==> flow/design.v <==
module mux4_1 #(parameter BIT_WIDTH = 32)
(
  input      [1:0]           sel,
  input      [BIT_WIDTH-1:0] in0,
  input      [BIT_WIDTH-1:0] in1,
  input      [BIT_WIDTH-1:0] in2,
  input      [BIT_WIDTH-1:0] in3,
  output reg [BIT_WIDTH-1:0] out 
);
always @(*) begin
  case (sel)
    2'b00: out = in0;
    2'b01: out = in1;
    2'b10: out = in2;
    2'b11: out = in3;
    default : out = 0;
  endcase
end
endmodule
module ALU(
  input  [31:0] a             ,   
  input  [31:0] b             ,   
  input  [3:0]  ALUSel        ,  
  output reg [31:0] alu_result,   
  output zero_flag             
  );
  parameter ALUadd  =  4'b0000;
  parameter ALUsub  =  4'b0001;
  parameter ALUsll  =  4'b0010;
  parameter ALUslt  =  4'b0011;
  parameter ALUsltu =  4'b0100;
  parameter ALUxor  =  4'b0101;
  parameter ALUsrl  =  4'b0110;
  parameter ALUsra  =  4'b0111;
  parameter ALUor   =  4'b1000;
  parameter ALUand  =  4'b1001;
  parameter ALUnop  =  4'b1111;
  assign zero_flag = (alu_result == 32'd0) ? 1'b1: 1'b0;
  always @(*)
    begin 
    case(ALUSel)
      ALUadd : alu_result = a + b;  
      ALUsub : alu_result = a - b;  
      ALUsll : alu_result = a << b[4:0];
      ALUslt : alu_result = $signed(a) < $signed(b);
      ALUsltu: alu_result = a < b;
      ALUxor : alu_result = a ^ b;
      ALUsrl : alu_result = a >> b[4:0];
      ALUsra : alu_result = ({32{a[31]}} << {6'd32 - {1'b0, a[4:0]}}) |
                (a >> b[4:0]);
      ALUor  : alu_result = a | b;
      ALUand : alu_result = a & b;
      ALUnop : alu_result = 0;
      default:alu_result = 0;  
    endcase
  end
endmodule
module Branch_Comparator
(
  input        BrUn    ,
  input  [31:0]ex_DataA,
  input  [31:0]ex_DataB,
  output  reg  BrEq    ,
  output  reg  BrLt     
);
always @(*) begin
  if (BrUn) begin
      BrEq = (ex_DataA == ex_DataB) ? 1'b1 : 1'b0;
      BrLt = (ex_DataA < ex_DataB) ? 1'b1 : 1'b0;
  end
  else begin
      BrEq = ($signed(ex_DataA) == $signed(ex_DataB)) ? 1'b1 : 1'b0;
      BrLt = ($signed(ex_DataA) <  $signed(ex_DataB)) ? 1'b1 : 1'b0;
  end
end
endmodule
module Imm_Gen (
  input     [31:0] inst       ,
  input     [2:0]  ImmSel     ,
  output reg[31:0] imm         
);
  always @(*) begin : proc_imm
    case (ImmSel)
      3'b000: imm = {{20{inst[31]}},inst[31:20]};
      3'b001: imm = {{20{inst[31]}},inst[31:25], inst[11:7]};
      3'b010: imm = {{20{inst[31]}}, inst[7], inst[30:25], inst[11:8], 1'b0};
      3'b011: imm = {{12{inst[31]}}, inst[19:12], inst[20], inst[30:21], 1'b0};
      3'b100: imm = {inst[31:12],12'b0};
      default : imm = 32'b0;
    endcase
  end
endmodule
module Control_Unit(
    input            clk    ,
    input            rst_n  ,
    input            BrEq   ,
    input            BrLT   ,
    input      [6:0] opcode ,
    input      [6:0] funct7 ,
    input      [2:0] funct3 ,
    output reg [2:0] ImmSel ,
    output reg [1:0] PCSel  ,
    output reg       BrUn   ,
    output reg       ASel   ,
    output reg       BSel   ,
    output reg       MemRW  ,
    output reg       RegWEn ,
    output reg [1:0] WBSel  ,
    output reg [3:0] ALUSel  
);
parameter ImmSelI = 3'b000;
parameter ImmSelS = 3'b001;
parameter ImmSelB = 3'b010;
parameter ImmSelJ = 3'b011;
parameter ImmSelU = 3'b100;
parameter ImmSelR = 3'b111;
parameter ALUadd  =  4'b0000;
parameter ALUsub  =  4'b0001;
parameter ALUsll  =  4'b0010;
parameter ALUslt  =  4'b0011;
parameter ALUsltu =  4'b0100;
parameter ALUxor  =  4'b0101;
parameter ALUsrl  =  4'b0110;
parameter ALUsra  =  4'b0111;
parameter ALUor   =  4'b1000;
parameter ALUand  =  4'b1001;
parameter ALUnop  =  4'b1111;
parameter NoP     = 7'b0000000;
parameter R       = 7'b0110011;
parameter addi    = 7'b0010011;
parameter lw      = 7'b0000011;
parameter sw      = 7'b0100011;
parameter SB      = 7'b1100011;
parameter jalr    = 7'b1100111;
parameter jal     = 7'b1101111;
parameter auipc   = 7'b0010111;
always @(*)
begin
    ImmSel      = ImmSelR;
    PCSel       = 0;
    BrUn        = 0;
    ASel        = 0;
    BSel        = 0;
    MemRW       = 0;
    RegWEn      = 0;
    WBSel       = 2'b00;
    ALUSel      = ALUnop;
    case(opcode)
    R:
        case(funct3)
        3'b000:
            case(funct7)
            7'b0000000:  
                begin
                    PCSel       = 0;  
                    ImmSel      = ImmSelR;
                    ASel        = 0;  
                    BSel        = 0;  
                    ALUSel      = ALUadd;
                    MemRW       = 0;  
                    RegWEn      = 1;
                    WBSel       = 2'b01;  
                end
            7'b0100000:  
                begin
                    PCSel       = 0;  
                    ImmSel      = ImmSelR;
                    ASel        = 0;  
                    BSel        = 0;  
                    ALUSel      = ALUsub;
                    MemRW       = 0;  
                    RegWEn      = 1;
                    WBSel       = 2'b01;  
                end
            endcase
        3'b001:  
            begin
                PCSel           = 0;  
                ImmSel          = ImmSelR;
                ASel            = 0;  
                BSel            = 0;  
                ALUSel          = ALUsll;
                MemRW           = 0; 
                RegWEn          = 1;
                WBSel           = 2'b01;  
            end
        3'b010:  
            begin
                PCSel           = 0;  
                ImmSel          = ImmSelR;
                ASel            = 0;  
                BSel            = 0;  
                ALUSel          = ALUslt;
                MemRW           = 0;  
                RegWEn          = 1;
                WBSel           = 2'b01;  
            end
        3'b011:  
            begin
                PCSel           = 0;  
                ImmSel          = ImmSelR;
                ASel            = 0;  
                BSel            = 0;  
                ALUSel          = ALUsltu;
                MemRW           = 0;  
                RegWEn          = 1;
                WBSel           = 2'b01;  
            end
        3'b100:  
            begin
                PCSel           = 0;  
                ImmSel          = ImmSelR;
                ASel            = 0;  
                BSel            = 0;  
                ALUSel          = ALUxor;
                MemRW           = 0;  
                RegWEn          = 1;
                WBSel           = 2'b01;  
            end
        3'b101:
            case(funct7)
            7'b0000000:  
                begin
                    PCSel       = 0;  
                    ImmSel      = ImmSelR;
                    ASel        = 0;  
                    BSel        = 0;  
                    ALUSel      = ALUsrl;
                    MemRW       = 0;  
                    RegWEn      = 1;
                    WBSel       = 2'b01;  
                end
            7'b0100000:  
                begin
                    PCSel       = 0;  
                    ImmSel      = ImmSelR;
                    ASel        = 0;  
                    BSel        = 0;  
                    ALUSel      = ALUsra;
                    MemRW       = 0;  
                    RegWEn      = 1;
                    WBSel       = 2'b01;  
                end
            endcase
        3'b110:  
            begin
                PCSel           = 0;  
                ImmSel          = ImmSelR;
                ASel            = 0;  
                BSel            = 0;  
                ALUSel          = ALUor;
                MemRW           = 0;  
                RegWEn          = 1;
                WBSel           = 2'b01;  
            end
        3'b111:  
            begin
                PCSel           = 0;  
                ImmSel          = ImmSelR;
                ASel            = 0;  
                BSel            = 0;  
                ALUSel          = ALUand;
                MemRW           = 0;  
                RegWEn          = 1;
                WBSel           = 2'b01;  
            end
        endcase
    addi:
        begin
            PCSel               = 0;  
            ImmSel              = ImmSelI;  
            ASel                = 0;  
            BSel                = 1;  
            ALUSel              = ALUadd;
            MemRW               = 0;  
            RegWEn              = 1;
            WBSel               = 2'b01;  
        end
    lw:
        begin
            PCSel               = 0;  
            ImmSel              = ImmSelI;  
            BrUn                = 1'b0;
            ASel                = 0;  
            BSel                = 1;  
            ALUSel              = ALUadd;
            MemRW               = 0;  
            RegWEn              = 1;
            WBSel               = 2'b00;  
            end
    sw:
        begin
            PCSel               = 0;  
            ImmSel              = ImmSelS;  
            BrUn                = 1'b0;
            ASel                = 0;  
            BSel                = 1;  
            ALUSel              = ALUadd;
            MemRW               = 1;  
            RegWEn              = 0;
            WBSel               = 2'b00;
            end
    SB:
        case(funct3)
        3'b000:  
            begin
                PCSel           = (BrEq) ? 1 : 0;  
                ImmSel          = ImmSelB;  
                ASel            = 1;  
                BSel            = 1;  
                ALUSel          = ALUadd;
                MemRW           = 0;  
                RegWEn          = 0;
                WBSel           = 2'b00;
            end
        3'b001:  
            begin
                PCSel           = (BrLT) ? 0 : 1;  
                ImmSel          = ImmSelB;  
                ASel            = 1;  
                BSel            = 1;  
                ALUSel          = ALUadd;
                MemRW           = 0;  
                RegWEn          = 0;
                WBSel           = 2'b00;
            end
        3'b100:  
            begin
                PCSel           = (BrLT) ? 1 : 0;  
                ImmSel          = ImmSelB;  
                BrUn            = 0;
                ASel            = 1;  
                BSel            = 1;  
                ALUSel          = ALUadd;
                MemRW           = 0; 
                RegWEn          = 0;
                WBSel           = 2'b00;
            end
        3'b101:  
            begin
                PCSel           = (BrLT) ? 1 : 0;  
                ImmSel          = ImmSelB;  
                BrUn            = 1;
                ASel            = 1;  
                BSel            = 1;  
                ALUSel          = ALUadd;
                MemRW           = 0;  
                RegWEn          = 0;
                WBSel           = 2'b00;
            end
        endcase
    jalr:
        begin
            PCSel               = 2;  
            ImmSel              = ImmSelI;  
            ASel                = 0;  
            BSel                = 1;  
            ALUSel              = ALUadd;
            MemRW               = 0;  
            RegWEn              = 1;
            WBSel               = 2'b10;  
        end
    jal:
        begin
            PCSel               = 2;  
            ImmSel              = ImmSelJ;  
            ASel                = 1;  
            BSel                = 1;  
            ALUSel              = ALUadd;
            MemRW               = 0;  
            RegWEn              = 1;
            WBSel               = 2'b10;  
        end
    auipc:
        begin
            PCSel               = 0;  
            ImmSel              = ImmSelU;  
            BrUn                = 1'b0;
            ASel                = 1;  
            BSel                = 1;  
            ALUSel              = ALUadd;
            MemRW               = 0;  
            RegWEn              = 1;
            WBSel               = 2'b01;  
        end
    default: ALUSel             = ALUnop;
    endcase
end
endmodule
module Forwarding_Unit(
      input  wire [4:0]  ex_rs1     ,
      input  wire [4:0]  ex_rs2     ,
      input  wire [4:0]  mem_rd     ,
      input  wire [4:0]  wb_rd      ,
      input              mem_RegWEn ,
      input              wb_RegWEn  ,
      input              mem_MemRW  ,
      output reg  [1:0]  ForwardASel,
      output reg  [1:0]  ForwardBSel 
  );
always @(*)
  begin
    if ((mem_RegWEn == 1)&&(mem_MemRW == 1)&&(mem_rd!=5'b00000)&&(mem_rd==ex_rs1))
      begin
        ForwardASel = 2'b10;
      end
    else
      begin
        ForwardASel = 2'b00;
      end
    if ((mem_RegWEn == 1)&&(mem_MemRW == 1)&&(mem_rd!= 5'b00000)&&(mem_rd==ex_rs2))
      begin
        ForwardBSel = 2'b10;
      end
    else
      begin
        ForwardBSel = 2'b00;
      end
    if ((wb_RegWEn == 1)&&(mem_MemRW == 0)&&(wb_rd!= 5'b00000)&&(wb_rd==ex_rs1))
      begin
        ForwardASel = 2'b01;
      end
    else
      begin
        ForwardASel = 2'b00;
      end
    if ((wb_RegWEn == 1)&&(mem_MemRW == 0)&&(wb_rd!= 5'b00000)&&(wb_rd==ex_rs2))
      begin
        ForwardBSel = 2'b01;
      end
    else
      begin
        ForwardBSel = 2'b00;
      end
  end
endmodule
module Hazard_Detection_Unit(
      input              clk            ,
      input              rst_n          ,
      input  wire[4:0]   id_rs1         ,
      input  wire[4:0]   id_rs2         ,
      input  wire[4:0]   ex_rd          ,
      input      [6:0]   opcode         ,
      input              ex_MemRW       ,
      output reg         PCWrite        ,
      output             Reg_IF_ID_Data  
);
parameter NoP     = 7'b0000000;
parameter R       = 7'b0110011;
parameter addi    = 7'b0010011;
parameter lw      = 7'b0000011;
parameter sw      = 7'b0100011;
parameter SB      = 7'b1100011;
parameter jalr    = 7'b1100111;
parameter jal     = 7'b1101111;
parameter auipc   = 7'b0010111;
  reg [1:0] cnt0    ;
  reg [1:0] cnt1    ;
  wire      cnt_en0 ;
  reg       cnt_en1 ;
  wire      PCWrite0;
  wire      PCWrite1;
  assign cnt_en0 = ((opcode == SB) || (opcode == jalr)) ? 1 : 0;
  assign PCWrite0= ((cnt0 == 1) || (cnt0 == 2)) ? 0 : 1;
  assign PCWrite1= (cnt1 == 1) ? 0 : 1;
  assign Reg_IF_ID_Data = ((cnt0 == 1) || (cnt0 == 2)) ? 0 : 1;
  always @(posedge clk or negedge rst_n) begin
    if(~rst_n) begin
      cnt0 <= 0;
    end else begin
      if (cnt_en0) begin
        if (cnt0 < 2) begin
          cnt0 <= cnt0 +1;
        end else cnt0 <= 0;
      end 
      else cnt0 <= 0;
    end
  end
  always @(posedge clk or negedge rst_n) begin
    if(~rst_n) begin
      cnt1 <= 0;
    end else begin
      if (cnt_en1) begin
        if (cnt1 < 1) begin
          cnt1 <= cnt1 +1;
        end else cnt1 <= 0;
      end 
      else cnt1 <= 0;
    end
  end
  always @(*) begin
    if((ex_MemRW == 0) && (ex_rd == id_rs1) && (ex_rd != 0)) begin
      cnt_en1          = 1;
    end
    else begin
      cnt_en1          = 0;
    end
    if((ex_MemRW == 0) && (ex_rd == id_rs2) && (ex_rd != 0)) begin
      cnt_en1          = 1;
    end
    else begin
      cnt_en1          = 0;
    end
  end
  always @(*) begin : proc_PCWrite
    if ((opcode == SB) || (opcode == jalr)) begin
      PCWrite = PCWrite0;
    end 
    else PCWrite = PCWrite1;
  end
endmodule
module Register_Array (
    input  wire               clk    ,
    input  wire               rst_n  ,
    input  wire               RegWEn ,
    input  wire [4:0]         AddrD  ,
    input  wire [31:0]        DataD  ,
    input  wire [4:0]         AddrA  ,
    output reg  [31:0]        DataA  ,
    input  wire [4:0]         AddrB  ,
    output reg  [31:0]        DataB   
);
    reg[31:0]  regs[0:31];
    always @ (posedge clk) begin
        if (!rst_n) begin
            regs[0]  <=0;
            regs [1] <=0;
            regs [2] <=0;
            regs [3] <=0;
            regs [4] <=0;
            regs [5] <=0;
            regs [6] <=0;
            regs [7] <=0;
            regs [8] <=0;
            regs [9] <=0;
            regs [10]<=0;
            regs [11]<=0;
            regs [12]<=0;
            regs [13]<=0;
            regs [14]<=0;
            regs [15]<=0;
            regs [16]<=0;
            regs [17]<=0;
            regs [18]<=0;
            regs [19]<=0;
            regs [20]<=0;
            regs [21]<=0;
            regs [22]<=0;
            regs [23]<=0;
            regs [24]<=0;
            regs [25]<=0;
            regs [26]<=0;
            regs [27]<=0;
            regs [28]<=0;
            regs [29]<=0;
            regs [30]<=0;
            regs [31]<=0;
        end
        else begin
            if (RegWEn && AddrD != 0) begin
                regs[AddrD] <= DataD;
            end
        end
    end
    always @ (*) begin
        if (!rst_n || AddrA == 0) begin
            DataA <= 0;
        end else if (!RegWEn && AddrA == AddrD) begin
            DataA <= DataD;
        end else begin
            DataA <= regs[AddrA];
        end
    end
    always @ (*) begin
        if (!rst_n || AddrB == 0) begin
            DataB <= 0;
        end else if (!RegWEn && AddrB == AddrD) begin
            DataB <= DataD;
        end else begin
            DataB <= regs[AddrB];
        end
    end
endmodule
module Reg_IF_ID (
  input  wire        clk    ,
  input  wire        rst_n  ,
  input  wire [31:0] if_pc  ,
  input  wire [31:0] if_inst,
  output reg  [31:0] id_pc  ,
  output reg  [31:0] id_inst 
);
  always @ (posedge clk or negedge rst_n) begin
    if (!rst_n) begin
      id_pc   <= 0;
      id_inst <= 0;
    end else begin
      id_pc   <= if_pc;
      id_inst <= if_inst;
    end
  end
endmodule  
module Reg_ID_EX (
  input  wire        clk        ,
  input  wire        rst_n      ,
  input  wire [31:0] id_inst    ,
  input  wire [31:0] id_pc      ,
  input  wire [31:0] id_DataA   ,
  input  wire [31:0] id_DataB   ,
  input  wire [4:0]  id_rd      ,
  input  wire [4:0]  id_rs1     ,
  input  wire [4:0]  id_rs2     ,
  input       [2:0]  id_ImmSel  ,
  input       [1:0]  id_PCSel   ,
  input              id_BrUn    ,
  input              id_ASel    ,
  input              id_BSel    ,
  input              id_MemRW   ,
  input              id_RegWEn  ,
  input       [1:0]  id_WBSel   ,
  input       [3:0]  id_ALUSel  ,
  input       [31:0] id_imm     ,
  output reg  [31:0] ex_inst    ,
  output reg  [31:0] ex_DataA   ,
  output reg  [31:0] ex_DataB   ,
  output reg  [31:0] ex_pc      ,
  output reg  [4:0]  ex_rd      ,
  output reg  [4:0]  ex_rs1     ,
  output reg  [4:0]  ex_rs2     ,
  output reg  [2:0]  ex_ImmSel  ,
  output reg  [31:0] ex_imm     ,
  output reg  [1:0]  ex_PCSel   ,
  output reg         ex_BrUn    ,
  output reg         ex_ASel    ,
  output reg         ex_BSel    ,
  output reg         ex_MemRW   ,
  output reg         ex_RegWEn  ,
  output reg  [1:0]  ex_WBSel   ,
  output reg  [3:0]  ex_ALUSel   
);
  always @ (posedge clk) begin
    if (!rst_n) begin
      ex_imm   <= 0;
      ex_inst  <= 0;
      ex_pc    <= 0;
      ex_DataA <= 0;
      ex_DataB <= 0;
      ex_PCSel <= 0;
      ex_BrUn  <= 0;
      ex_ASel  <= 0;
      ex_BSel  <= 0;
      ex_MemRW <= 0;
      ex_RegWEn<= 0;
      ex_rd    <= 0;
      ex_rs1   <= 0;
      ex_rs2   <= 0;
      ex_ALUSel<= 0;
      ex_ImmSel<= 0;
      ex_WBSel <= 0;
    end else if (1) begin
      ex_imm   <= id_imm   ;
      ex_inst  <= id_inst  ;
      ex_pc    <= id_pc    ;
      ex_DataA <= id_DataA ;
      ex_DataB <= id_DataB ;
      ex_PCSel <= id_PCSel ;
      ex_BrUn  <= id_BrUn  ;
      ex_ASel  <= id_ASel  ;
      ex_BSel  <= id_BSel  ;
      ex_MemRW <= id_MemRW ;
      ex_RegWEn<= id_RegWEn;
      ex_rd    <= id_rd    ;
      ex_rs1   <= id_rs1   ;
      ex_rs2   <= id_rs2   ;
      ex_ALUSel<= id_ALUSel;
      ex_ImmSel<= id_ImmSel;
      ex_WBSel <= id_WBSel ;
    end
  end
endmodule  
module Reg_EX_MEM (
  input  wire        clk        ,
  input  wire        rst_n      ,
  input  wire        ex_MemRW   ,
  input  wire        ex_RegWEn  ,
  input  wire [4:0]  ex_rd      ,
  input  wire [31:0] ex_pc      ,
  input  wire [31:0] ex_imm     ,
  input  wire [31:0] ex_DataB   ,
  input  wire [31:0] ex_ALU_out ,
  input  wire [1:0]  ex_WBSel   ,
  input  wire [4:0]  ex_rs2     ,
  output reg         mem_RegWEn ,
  output reg         mem_MemRW  ,
  output reg  [1:0]  mem_WBSel  ,
  output reg  [31:0] mem_imm    ,
  output reg  [4:0]  mem_rd     ,
  output reg  [4:0]  mem_rs2    ,
  output reg  [31:0] mem_ALU_out,
  output reg  [31:0] mem_DataB  ,
  output reg  [31:0] mem_pc      
);
  always @ (posedge clk) begin
    if (!rst_n) begin
      mem_RegWEn   <= 0;
      mem_pc       <= 0;
      mem_ALU_out  <= 0;
      mem_DataB    <= 0;
      mem_imm      <= 0;
      mem_MemRW    <= 0;
      mem_rd       <= 0;
      mem_WBSel    <= 0;
      mem_rs2      <= 0;
    end else if (1) begin
      mem_RegWEn   <= ex_RegWEn ;
      mem_pc       <= ex_pc     ;
      mem_ALU_out  <= ex_ALU_out;
      mem_DataB    <= ex_DataB  ;
      mem_imm      <= ex_imm    ;
      mem_MemRW    <= ex_MemRW  ;
      mem_rd       <= ex_rd     ;
      mem_WBSel    <= ex_WBSel  ;
      mem_rs2      <= ex_rs2    ;
    end
  end
endmodule  
module Reg_MEM_WB (
  input  wire        clk        ,
  input  wire        rst_n      ,
  input  wire        mem_RegWEn ,
  input  wire [4:0]  mem_rd     ,
  input  wire [31:0] mem_pc     ,
  input  wire [31:0] mem_imm    ,
  input  wire [31:0] mem_DataB  ,
  input  wire [31:0] mem_ALU_out,
  input  wire [31:0] mem_WBData ,
  output reg         wb_RegWEn  ,
  output reg  [31:0] wb_WBData  ,
  output reg  [4:0]  wb_rd      , 
  output reg  [31:0] wb_ALU_out , 
  output reg  [31:0] wb_DataB   , 
  output reg  [31:0] wb_pc      ,
  output reg  [31:0] wb_imm     
);
  always @ (posedge clk) begin
    if (!rst_n) begin
      wb_WBData   <= 0;
      wb_RegWEn   <= 0;
      wb_pc       <= 0;
      wb_ALU_out  <= 0;
      wb_DataB    <= 0;
      wb_imm      <= 0;
      wb_rd       <= 0;
    end
    else begin
      wb_WBData   <= mem_WBData ;
      wb_RegWEn   <= mem_RegWEn ;
      wb_pc       <= mem_pc     ;
      wb_ALU_out  <= mem_ALU_out;
      wb_DataB    <= mem_DataB  ;
      wb_imm      <= mem_imm    ;
      wb_rd       <= mem_rd     ;
    end
  end
endmodule  
module Reg_PC(
  input         clk             ,
  input         rst_n           ,
  input  [31:0] ALU_out         ,
  input  [31:0] jump_pc         ,
  input         PCWrite         , 
  input  [1:0]  PCSel           , 
  output [31:0] pc_next           
  );
  reg [31:0] pc_curr;
  wire[31:0] pc_plus_1;
  assign pc_plus_1 = pc_curr + 32'h0001;
  assign pc_next = PCWrite ? pc_curr : 0; 
  always @(posedge clk or negedge rst_n) begin : proc_pc
    if(~rst_n) begin
      pc_curr <= 0;
    end else begin
      if (PCWrite == 0) begin
        pc_curr <=  pc_curr;
      end
      else begin
        if (PCSel == 1) begin
          pc_curr <= ALU_out;
        end
        else begin
          if (PCSel == 0) begin
            pc_curr <= pc_plus_1;
          end
          else pc_curr <= jump_pc;
        end
      end
    end
  end
endmodule
module State_IF (
  input        clk         ,   
  input        rst_n       ,   
  input [31:0] ex_ALU_out  ,
  input        PCWrite     ,
  input [31:0] jump_pc     ,
  input [1:0]  PCSel       ,
  input [31:0] imem_rdata  ,
  output[31:0] instruction ,
  output[31:0] pc           
);
  wire [31:0] pc_next;
  assign pc = pc_next;
  Reg_PC Reg_PC_i
  (
  .clk         (clk        ),
  .rst_n       (rst_n      ),
  .ALU_out     (ex_ALU_out ),
  .jump_pc     (jump_pc    ),
  .PCWrite     (PCWrite    ),
  .PCSel       (PCSel      ),
  .pc_next     (pc_next    ) 
  );
  assign instruction = imem_rdata;
endmodule
module Execute_Unit(
  input        clk        ,
  input        rst_n      ,
  input        id_BrUn    ,
  input        id_ASel    ,
  input        id_BSel    ,
  input [31:0] ex_pc      ,
  input [31:0] mem_ALU_out,
  input [1:0]  ForwardASel, 
  input [1:0]  ForwardBSel, 
  input [31:0] ex_DataA   ,
  input [31:0] ex_DataB   ,
  input [31:0] imm        ,
  input [31:0] wb_WBData  ,
  input [3:0]  ex_ALUSel      ,
  output[31:0] ex_ALU_out     ,
  output       ex_BrEq        ,
  output       ex_BrLT        ,
  output[31:0] ex_ForwardDataB 
);
  wire [31:0] ALU_DataA   ;
  wire [31:0] ALU_DataB   ;
  wire [31:0] ForwardDataA;
  wire [31:0] ForwardDataB;
  wire zero_flag;
  assign ex_ForwardDataB = ForwardDataB;
  assign ALU_DataA = id_ASel ? ex_pc : ForwardDataA;
  assign ALU_DataB = id_BSel ? imm   : ForwardDataB;
  mux4_1 ForwardA_mux
  (
  .sel(ForwardASel ),
  .in0(ex_DataA    ),
  .in1(wb_WBData   ),
  .in2(mem_ALU_out ),
  .in3(32'd0       ),
  .out(ForwardDataA) 
  );
  mux4_1 ForwardB_mux
  (
  .sel(ForwardBSel ),
  .in0(ex_DataB    ),
  .in1(wb_WBData   ),
  .in2(mem_ALU_out ),
  .in3(32'd0       ),
  .out(ForwardDataB) 
  );
  Branch_Comparator Branch_Comparator_i
  (
  .BrUn       (id_BrUn    ),
  .ex_DataA   (ex_DataA   ),
  .ex_DataB   (ex_DataB   ),
  .BrEq       (ex_BrEq    ),
  .BrLt       (ex_BrLT    ) 
  );
  ALU ALU_Unit
  (
  .a          (ALU_DataA   ),
  .b          (ALU_DataB   ),
  .ALUSel     (ex_ALUSel   ),
  .alu_result (ex_ALU_out  ),
  .zero_flag  (zero_flag   ) 
  );
endmodule
module Risc_32_bit
(
  input         clk       ,
  input         rst_n     ,
  output [31:0] imem_addr ,
  input  [31:0] imem_rdata,
  output [31:0] dmem_addr ,
  output [31:0] dmem_wdata,
  output        dmem_we   ,
  input  [31:0] dmem_rdata
);
  parameter ImmSelI = 3'b000;
  parameter ImmSelS = 3'b001;
  parameter ImmSelB = 3'b010;
  parameter ImmSelJ = 3'b011;
  parameter ImmSelU = 3'b100;
  parameter ImmSelR = 3'b111;
  wire [31:0] if_inst;
  wire [31:0] if_pc  ;
  wire [31:0] id_pc    ;
  wire [6:0]  id_opcode;
  wire [31:0] id_inst  ;
  wire [4:0]  id_rd    ;
  wire [4:0]  id_rs1   ;
  wire [4:0]  id_rs2   ;
  wire [2:0]  id_funct3;
  wire [6:0]  id_funct7;
  wire [2:0]  id_ImmSel;
  wire [31:0] id_imm   ;
  wire [1:0]  id_PCSel ;
  wire        id_BrUn  ;
  wire        id_ASel  ;
  wire        id_BSel  ;
  wire        id_MemRW ;
  wire        id_RegWEn;
  wire [1:0]  id_WBSel ;
  wire [3:0]  id_ALUSel;
  wire [31:0] id_DataA ;
  wire [31:0] id_DataB ;
  wire [31:0] id_jump_pc;
  wire [31:0] ex_imm         ;
  wire        ex_we          ;
  wire [31:0] ex_DataA       ;
  wire [31:0] ex_DataB       ;
  wire [31:0] ex_pc          ;
  wire [4:0]  ex_rd          ;
  wire [4:0]  ex_rs1         ;
  wire [4:0]  ex_rs2         ;
  wire [2:0]  ex_ImmSel      ;
  wire        ex_BrEq        ;
  wire        ex_BrLT        ;
  wire [1:0]  ex_PCSel       ;
  wire        ex_BrUn        ;
  wire        ex_ASel        ;
  wire        ex_BSel        ;
  wire        ex_MemRW       ;
  wire        ex_RegWEn      ;
  wire [1:0]  ex_WBSel       ;
  wire [3:0]  ex_ALUSel      ;
  wire [31:0] ex_inst        ;
  wire [31:0] ex_ALU_out     ;
  wire [31:0] ex_ForwardDataB;
  wire        mem_RegWEn ;
  wire        mem_MemRW  ;
  wire [4:0]  mem_rd     ;
  wire [31:0] mem_imm    ;
  wire [31:0] mem_ALU_out;
  wire [31:0] mem_DataB  ;
  wire [31:0] mem_pc     ;
  wire [31:0] mem_WBData ;
  wire [1:0]  mem_WBSel  ;
  wire [4:0]  mem_rs2    ;
  wire        wb_RegWEn  ;
  wire [4:0]  wb_rd      ;
  wire [31:0] wb_ALU_out ;
  wire [31:0] wb_DataB   ;
  wire [31:0] wb_pc      ;
  wire [31:0] wb_WBData  ;
  wire [31:0] wb_imm     ;
  wire        PCWrite    ;
  wire        Reg_IF_ID_Data  ;
  wire [1:0]  ForwardASel;
  wire [1:0]  ForwardBSel;
  State_IF State_IF_if
  (
  .clk        (clk         ),
  .rst_n      (rst_n       ),
  .ex_ALU_out (ex_ALU_out  ),
  .PCWrite    (PCWrite     ),
  .jump_pc    (id_jump_pc  ),
  .PCSel      (id_PCSel    ),
  .imem_rdata (imem_rdata  ),
  .instruction(if_inst     ),
  .pc         (if_pc       ) 
  );
  assign imem_addr = if_pc;
  Reg_IF_ID Reg_IF_ID_i
  (
  .clk    (clk    ),
  .rst_n  (rst_n  ),
  .if_pc  (if_pc  ),
  .if_inst(if_inst),
  .id_pc  (id_pc  ),
  .id_inst(id_inst) 
  );
  assign id_opcode = id_inst[6:0];
  assign id_rd     = ((id_ImmSel != ImmSelS) || (id_ImmSel != ImmSelB)) ? id_inst[11:7] : 0;
  assign id_rs1    = ((id_ImmSel != ImmSelJ) || (id_ImmSel != ImmSelU)) ? id_inst[19:15]: 0;
  assign id_rs2    = ((id_ImmSel == ImmSelR) || (id_ImmSel == ImmSelB) || (id_ImmSel== ImmSelS)) ? id_inst[24:20] : 0; 
  assign id_funct3 = id_inst[14:12];
  assign id_funct7 = id_inst[31:25];
  assign id_jump_pc= (id_ImmSel == ImmSelB) ? (id_pc + id_imm) : 0;
  Control_Unit Control_Unit_i
  (
   .clk        (clk        ),
   .rst_n      (rst_n      ),
   .funct7     (id_funct7  ),
   .funct3     (id_funct3  ),
   .BrEq       (ex_BrEq    ),
   .BrLT       (ex_BrLT    ),
   .ImmSel     (id_ImmSel  ),
   .opcode     (id_opcode  ),
   .PCSel      (id_PCSel   ),
   .BrUn       (id_BrUn    ),
   .ASel       (id_ASel    ),
   .BSel       (id_BSel    ),
   .RegWEn     (id_RegWEn  ),
   .MemRW      (id_MemRW   ),
   .WBSel      (id_WBSel   ),
   .ALUSel     (id_ALUSel  ) 
  );
  Register_Array Register_Array_i
  (
  .clk          (clk       ),
  .rst_n        (rst_n     ),
  .RegWEn       (wb_RegWEn ),
  .AddrD        (wb_rd     ),
  .DataD        (wb_WBData ),
  .AddrA        (id_rs1    ),
  .AddrB        (id_rs2    ),
  .DataA        (id_DataA  ),
  .DataB        (id_DataB  ) 
  );
  Imm_Gen ImmGen_i
  (
  .inst       (id_inst    ),
  .ImmSel     (id_ImmSel  ),
  .imm        (id_imm     ) 
  );
  Reg_ID_EX Reg_ID_EX
  (
  .clk      (clk      ),
  .rst_n    (rst_n    ),
  .id_inst  (id_inst  ),
  .id_pc    (id_pc    ),
  .id_DataA (id_DataA ),
  .id_DataB (id_DataB ),
  .id_rd    (id_rd    ),
  .id_rs1   (id_rs1   ),
  .id_rs2   (id_rs2   ),
  .id_imm   (id_imm   ),
  .id_ImmSel(id_ImmSel),
  .id_PCSel (id_PCSel ),
  .id_BrUn  (id_BrUn  ),
  .id_ASel  (id_ASel  ),
  .id_BSel  (id_BSel  ),
  .id_MemRW (id_MemRW ),
  .id_RegWEn(id_RegWEn),
  .id_WBSel (id_WBSel ),
  .id_ALUSel(id_ALUSel),
  .ex_inst  (ex_inst  ),
  .ex_DataA (ex_DataA ),
  .ex_DataB (ex_DataB ),
  .ex_pc    (ex_pc    ),
  .ex_rd    (ex_rd    ),
  .ex_rs1   (ex_rs1   ),
  .ex_rs2   (ex_rs2   ),
  .ex_imm   (ex_imm   ),
  .ex_ImmSel(ex_ImmSel),
  .ex_PCSel (ex_PCSel ),
  .ex_BrUn  (ex_BrUn  ),
  .ex_ASel  (ex_ASel  ),
  .ex_BSel  (ex_BSel  ),
  .ex_MemRW (ex_MemRW ),
  .ex_RegWEn(ex_RegWEn),
  .ex_WBSel (ex_WBSel ),
  .ex_ALUSel(ex_ALUSel) 
  );
  Execute_Unit Execute_Unit_i
  (
  .clk            (clk            ),
  .rst_n          (rst_n          ),
  .id_BrUn        (ex_BrUn        ),
  .id_ASel        (ex_ASel        ),
  .id_BSel        (ex_BSel        ),
  .ex_pc          (ex_pc          ),
  .mem_ALU_out    (mem_ALU_out    ),
  .ForwardASel    (ForwardASel    ),
  .ForwardBSel    (ForwardBSel    ),
  .ex_DataA       (ex_DataA       ),
  .ex_DataB       (ex_DataB       ),
  .imm            (ex_imm         ),
  .wb_WBData      (wb_WBData      ),
  .ex_ALUSel      (ex_ALUSel      ),
  .ex_ALU_out     (ex_ALU_out     ),
  .ex_ForwardDataB(ex_ForwardDataB),
  .ex_BrEq        (ex_BrEq        ),
  .ex_BrLT        (ex_BrLT        ) 
  );
  Reg_EX_MEM Reg_EX_MEM
  (
  .clk        (clk        ),
  .rst_n      (rst_n      ),
  .ex_RegWEn  (ex_RegWEn  ),
  .ex_imm     (ex_imm     ),
  .ex_MemRW   (ex_MemRW   ),
  .ex_rd      (ex_rd      ),
  .ex_rs2     (ex_rs2     ),
  .ex_pc      (ex_pc      ),
  .ex_DataB   (ex_DataB   ),
  .ex_ALU_out (ex_ALU_out ),
  .ex_WBSel   (ex_WBSel   ),
  .mem_imm    (mem_imm    ),
  .mem_RegWEn (mem_RegWEn ),
  .mem_MemRW  (mem_MemRW  ),
  .mem_rd     (mem_rd     ),
  .mem_rs2    (mem_rs2    ),
  .mem_ALU_out(mem_ALU_out),
  .mem_DataB  (mem_DataB  ),
  .mem_pc     (mem_pc     ),
  .mem_WBSel  (mem_WBSel  ) 
  );
  wire [31:0] DataB_out;
  assign dmem_addr  = mem_ALU_out;
  assign dmem_wdata = ex_ForwardDataB;
  assign dmem_we    = mem_MemRW;
  assign DataB_out  = (mem_MemRW == 0) ? dmem_rdata : 32'd0;
  Reg_MEM_WB Reg_MEM_WB_i
  (
  .clk        (clk        ),
  .rst_n      (rst_n      ),
  .mem_RegWEn (mem_RegWEn ),
  .mem_rd     (mem_rd     ),
  .mem_pc     (mem_pc     ),
  .mem_imm    (mem_imm    ),
  .mem_WBData (mem_WBData ),
  .mem_DataB  (DataB_out  ),  
  .mem_ALU_out(mem_ALU_out),
  .wb_imm     (wb_imm     ),
  .wb_RegWEn  (wb_RegWEn  ),
  .wb_rd      (wb_rd      ),
  .wb_ALU_out (wb_ALU_out ),
  .wb_DataB   (wb_DataB   ),
  .wb_WBData  (wb_WBData  ),
  .wb_pc      (wb_pc      ) 
  );
  wire [31:0] mem_pc_plus_1 = mem_pc + 32'h0001;
  mux4_1 WBMux_i
  (
  .sel(mem_WBSel    ),
  .in0(DataB_out    ),
  .in1(mem_ALU_out  ),
  .in2(mem_pc_plus_1),
  .in3(32'd0        ),
  .out(mem_WBData    ) 
  );
  Hazard_Detection_Unit Hazard_Detection_Unit_i
  (
  .clk            (clk           ),
  .rst_n          (rst_n         ),
  .opcode         (id_opcode     ),
  .id_rs1         (id_rs1        ),
  .id_rs2         (id_rs2        ),
  .ex_rd          (ex_rd         ),
  .ex_MemRW       (ex_MemRW      ),
  .PCWrite        (PCWrite       ),
  .Reg_IF_ID_Data (Reg_IF_ID_Data) 
  );
  Forwarding_Unit Forwarding_Unit_i
  (
  .ex_rs1     (ex_rs1     ),
  .ex_rs2     (ex_rs2     ),
  .mem_rd     (mem_rd     ),
  .wb_rd      (wb_rd      ),
  .mem_RegWEn (mem_RegWEn ),
  .wb_RegWEn  (wb_RegWEn  ),
  .mem_MemRW  (mem_MemRW  ),
  .ForwardASel(ForwardASel),
  .ForwardBSel(ForwardBSel) 
  );
endmodule
* From RTL to reports: Risc_32_bit *
What the tools print for Risc_32_bit, step after step.
Lines are those of the file above, counted from 1.
Library cell names are shortened.
The mark n/a stands for no value.

inputs
  design top = Risc_32_bit
  clock port = clk
  library = sky130hd
  library corner = tt_025C_1v80

* After elaboration *
Counts by Yosys on the flattened word-level netlist (proc, flatten, opt, wreduce; memories kept). Register bits leave out memories and registers merged into their read ports (data or address); mux counts leave out enables and synchronous resets folded into registers. Print and check cells are left out.
Yosys's memory passes give these memory sizes; they may raise the number of words (mostly to a power of two), join words into wider ones and drop unused or constant bits.

bit counts
  bits of input ports = 66
  output and inout port bits = 97
  bits in writable memories = 1024
  word-level cells = 220
  bits in registers = 365
  memories = 1

memories
  memory                 depth  bits a word  RTL line  source
  Register_Array_i.regs  32     32           523       reg[31:0]  regs[0:31];

operators by class
  muxes and demuxes = 66
  equal/unequal tests = 54
  reduce/logical cells = 47
  bitwise operators = 7
  $add $sub $neg = 8
  $lt $le $gt $ge = 6
  shift operators = 3

operator list
  operator                                                          count
  32-bit case mux with 4-bit select                                 3
  32-bit 2-to-1 mux                                                 11
  32-bit case mux with 10-bit select                                1
  32-bit case mux with 5-bit select                                 1
  32-bit less-than comparator                                       4
  32-bit by 1-bit adder with 32-bit output (second input constant)  2
  32-bit adder                                                      2
  32-bit == test                                                    2
  32-bit OR                                                         2
  32-bit subtractor                                                 1
  32-bit AND                                                        1
  32-bit XOR                                                        1
  32-bit by 5-bit left shift with 32-bit output                     1
  32-bit by 5-bit >> shifter with 32-bit output                     1
  32-bit by 6-bit left shift with 32-bit output                     1
  4-bit case mux with 8-bit select                                  1
  5-bit == test                                                     5
  1-bit 2-to-1 mux                                                  24
  7-bit by 6-bit == test with 1-bit output (second input constant)  3
  7-bit == test (second input constant)                             3
  5-bit 2-to-1 mux                                                  4
  3-bit == test (second input constant)                             6
  3-bit case mux with 6-bit select                                  1
  2-bit case mux with 3-bit select                                  3
  2-bit OR reduction                                                8
  4-bit by 3-bit == test with 1-bit output (second input constant)  4
  4-bit case mux with 2-bit select                                  2
  7-bit by 5-bit == test with 1-bit output (second input constant)  2

Not listed: further kinds 40, cells in them 91.

* Depth *
Longest topological path by Yosys (ltp), each cell counted once; first at word level (registers and memories cut), then after technology mapping (sequential cells cut; the memories' decode and read muxes count).

depth
  depth after elaboration = 13
  ABC_AREA = 0
  depth in mapped cells = 25

* Mapped cells and area *
Source: synth_stat.txt of the flow (Yosys; design flattened, memories mapped). It holds for the ABC_AREA given above (unset counts as 0); a run with the other value may have another netlist.

cell types
  type      count  total area (um2)
  edfxtp_1  1024   3.07E+04
  mux4_2    326    7.34E+03
  and2_1    1105   6912.88
  dfxtp_1   271    5.43E+03
  dfrtp_1   100    2502.4
  mux2i_1   240    2.4E+03
  nand2_1   605    2.27E+03
  clkbuf_1  572    2.15E+03
  ha_1      135    1689.12
  mux2_2    148    1.67E+03
  nor2_1    355    1.33E+03
  a21oi_1   259    1.3E+03
  o221ai_1  136    1.19E+03
  o21ai_0   201    1.01E+03
  nand3_1   199    995.955
  a311oi_1  85     744.464
  inv_1     173    649.373
  nor3_1    128    640.614

Other cell types: 80; their cells: 1020.

mapped netlist
  mapped cells = 7082
  mapped area = 0.0785691 mm2
  flip-flops = 1395
  buffer cells = 671

By module: a second synthesis without flattening, with its own total; a netlist apart from the flattened one above.

second synthesis, totals
  cell total of the unflattened synthesis = 7732
  area total of the unflattened synthesis = 0.092032 mm2

Rows give one instance, submodules left out.

modules
  module                 instances  cells  sequential area (mm2)  area (mm2)
  Register_Array         1          3869   0.0307495              0.0550666
  ALU                    1          1425   0                      0.0100571
  Reg_ID_EX              1          403    0.0038237              0.005255
  Reg_MEM_WB             1          350    0.0033232              0.0045469
  Reg_EX_MEM             1          299    0.0028427              0.0038625
  Risc_32_bit            1          449    0                      0.0029566
  Reg_PC                 1          325    0.0008008              0.0025612
  mux4_1                 3          39     0                      0.0008145
  Reg_IF_ID              1          64     0.0016015              0.0016015
  Execute_Unit           1          73     0                      0.0010923
  Branch_Comparator      1          114    0                      0.0008083
  Control_Unit           1          84     0                      0.0005718
  Imm_Gen                1          73     0                      0.0004942
  Hazard_Detection_Unit  1          35     0.0001001              0.0003228

Modules not listed: 2.

* Worst setup path after synthesis *
Source: OpenSTA report_checks on the synthesized netlist (no wires, ideal clock, input and output delay 20% of the period each), path of least setup slack; recovery checks are left aside. Register names are those of the netlist, which keeps one name where synthesis merged equal registers.

timing post-synthesis
  path kind = register to register
  start point = register Reg_MEM_WB_i.wb_rd[3]
  end point = register State_IF_if.Reg_PC_i.pc_curr[29]
  path buffers = 4
  slack = 2597 ps
  data arrival time = 5785 ps
  delay of the path = 5903 ps
  stages = 22
  data required time = 8382 ps
  period = 8500 ps
  period reached after synthesis = 5903 ps

"delay of the path" = arrival - input delay + setup time.
"stages": output pins that drive a net of the path, with the launching flip-flop's if there is one; two outputs of one cell count as two.
"period reached after synthesis" = period - worst setup slack (recovery checks aside). The figure is calculated, with input and output delays left at 20% of the set period.
At most two assigning lines are given for a register; there are more.

on the way, post-synthesis
  cell sequence = dfxtp_1 > or3_1 > buf_2 > o311a_1 > nand2_1 > clkbuf_1 > buf_1 > mux2_2 > mux2_2 > ha_1 > clkbuf_1 > or4_1 > nor4_1 > nand2_1 > o31a_1 > o211ai_1 > a311oi_1 > o31a_1 > o31ai_1 > mux2i_1 > or4_1 > a21o_1

ends and longest elaborated chain, post-synthesis
  what             RTL line  source
  start, declared  738       output reg  [4:0]  wb_rd      ,
  start, assigned  752       wb_rd       <= 0;
  start, assigned  761       wb_rd       <= mem_rd     ;
  end, assigned    783       pc_curr <=  pc_curr;
  end, assigned    787       pc_curr <= ALU_out;
  end, declared    774       reg [31:0] pc_curr;

No chain of elaborated cells between the ends is given.

* Path in the finished layout *
From the final timing report of stored run 2: the path of least setup slack in the routed layout; clock arrival at registers is part of the times.
The path's times are printed in steps of 10 ps; the period is the one set.

timing post-layout
  path kind = register to register
  start point = register Reg_MEM_WB_i.wb_rd[4]
  end point = register State_IF_if.Reg_PC_i.pc_curr[29]
  data required time = 5510 ps
  data arrival time = 6410 ps
  period = 4790 ps
  stages = 21
  slack = -910 ps
  path buffers = 3

The rows between start and end are the longest chain of elaborated cells between them; the timing report does not say that the signal goes this way. Where chains are equally long, one stands for them.
A line is the first line of the expression or statement that the cell stems from. Yosys adds cells for indexed reads and writes and turns some case tables into memories.
At most two assigning lines are given for a register; there are more.

on the way, post-layout
  cell sequence = dfxtp_2 > or3_4 > o311a_4 > nand2_8 > buf_12 > buf_4 > mux2_4 > mux2_4 > ha_4 > or4_4 > nor4_4 > nand2_1 > o31a_1 > o211ai_1 > buf_4 > a311oi_4 > o31a_1 > o31ai_2 > mux2i_1 > or4_4 > a21o_1
  cells in the longest elaborated chain = 12

ends and longest elaborated chain, post-layout
  what                                           RTL line  source
  start, declared                                738       output reg  [4:0]  wb_rd      ,
  start, assigned                                752       wb_rd       <= 0;
  start, assigned                                761       wb_rd       <= mem_rd     ;
  5-bit nonzero test                             419       if ((wb_RegWEn == 1)&&(mem_MemRW == 0)&&(wb_rd!= 5'b00000)&&(wb_rd==ex_rs1))
  1-bit logical AND (2 in a row)                 419
  1-bit 2-to-1 mux                               419
  1-bit by 2-bit == test with 1-bit output       11        case (sel)
  32-bit case mux with 4-bit select              11
  32-bit 2-to-1 mux                              850       assign ALU_DataA = id_ASel ? ex_pc : ForwardDataA;
  6-bit by 5-bit subtractor with 6-bit output    49        ALUsra : alu_result = ({32{a[31]}} << {6'd32 - {1'b0, a[4:0]}}) |
  32-bit by 6-bit left shift with 32-bit output  49
  32-bit OR                                      49
  32-bit case mux with 10-bit select             41        case(ALUSel)
  32-bit 2-to-1 mux                              786       if (PCSel == 1) begin
  end, assigned                                  783       pc_curr <=  pc_curr;
  end, assigned                                  787       pc_curr <= ALU_out;
  end, declared                                  774       reg [31:0] pc_curr;

Module Risc_32_bit, platform sky130hd: 3 stored runs of the flow (Yosys, OpenROAD) with differing settings, in no particular order. Input and output delays are each 20% of the period that was set; the output load is 0.01 pF.
By "clock period reached" is meant the clock period of the run minus its worst setup slack. This is arithmetic on one report: input and output delays are still those of the set period (20% each).
"allowed time less slack (worst setup path)": the worst setup path's part of the clock period (all of it between registers, 20% less for each end at a port) less its slack. A launch clock that arrives late makes it longer, a capture clock that arrives late makes it shorter.
"total design power" rests on the timing tool's default activity at the inputs, not on a simulated workload.
"allowed time less slack (worst setup path)" is known to 10 ps.
Settings: . = not set for that run.
A result given as . is not shown for that run.

setting or result                                stored run 1  stored run 2          stored run 3
CAP_MARGIN                                       25            10                    20
CELL_PAD_IN_SITES_GLOBAL_PLACEMENT               1             .                     .
CORE_ASPECT_RATIO                                1.1           0.74                  .
CORE_UTILIZATION                                 72            19                    40
CTS_CLUSTER_DIAMETER                             94            55                    .
MAX_ROUTING_LAYER                                met4          met4                  .
MIN_ROUTING_LAYER                                met2          met1                  .
SETUP_SLACK_MARGIN                               -0.16         1.17                  .
period_ns                                        7.54          4.79                  8.5
CORE_MARGIN                                      2             7                     2
SLEW_MARGIN                                      20            20                    20
ABC_AREA                                         .             0                     .
CELL_PAD_IN_SITES_DETAIL_PLACEMENT               .             2                     .
CTS_CLUSTER_SIZE                                 .             61                    69
GPL_ROUTABILITY_DRIVEN                           .             0                     .
PLACE_DENSITY_LB_ADDON                           .             0.29                  .
HOLD_SLACK_MARGIN                                .             .                     0.28
total design power (W)                           .             0.0336                0.017787
worst hold slack in the final report (ps)        .             425                   410
utilization after routing                        .             0.246                 0.456
chip area in the Yosys report (mm2)              .             0.0785691             0.0785691
clock period reached (ps)                        .             5695                  7743
setup slack of the worst path (ps)               .             -905                  757
overall die area (mm2)                           .             0.431924              0.199983
allowed time less slack (worst setup path) (ps)  .             5700                  7740
critical path kind                               .             register to register  register to register

Stored run 1: no final report: routing broke off with GRT-0116
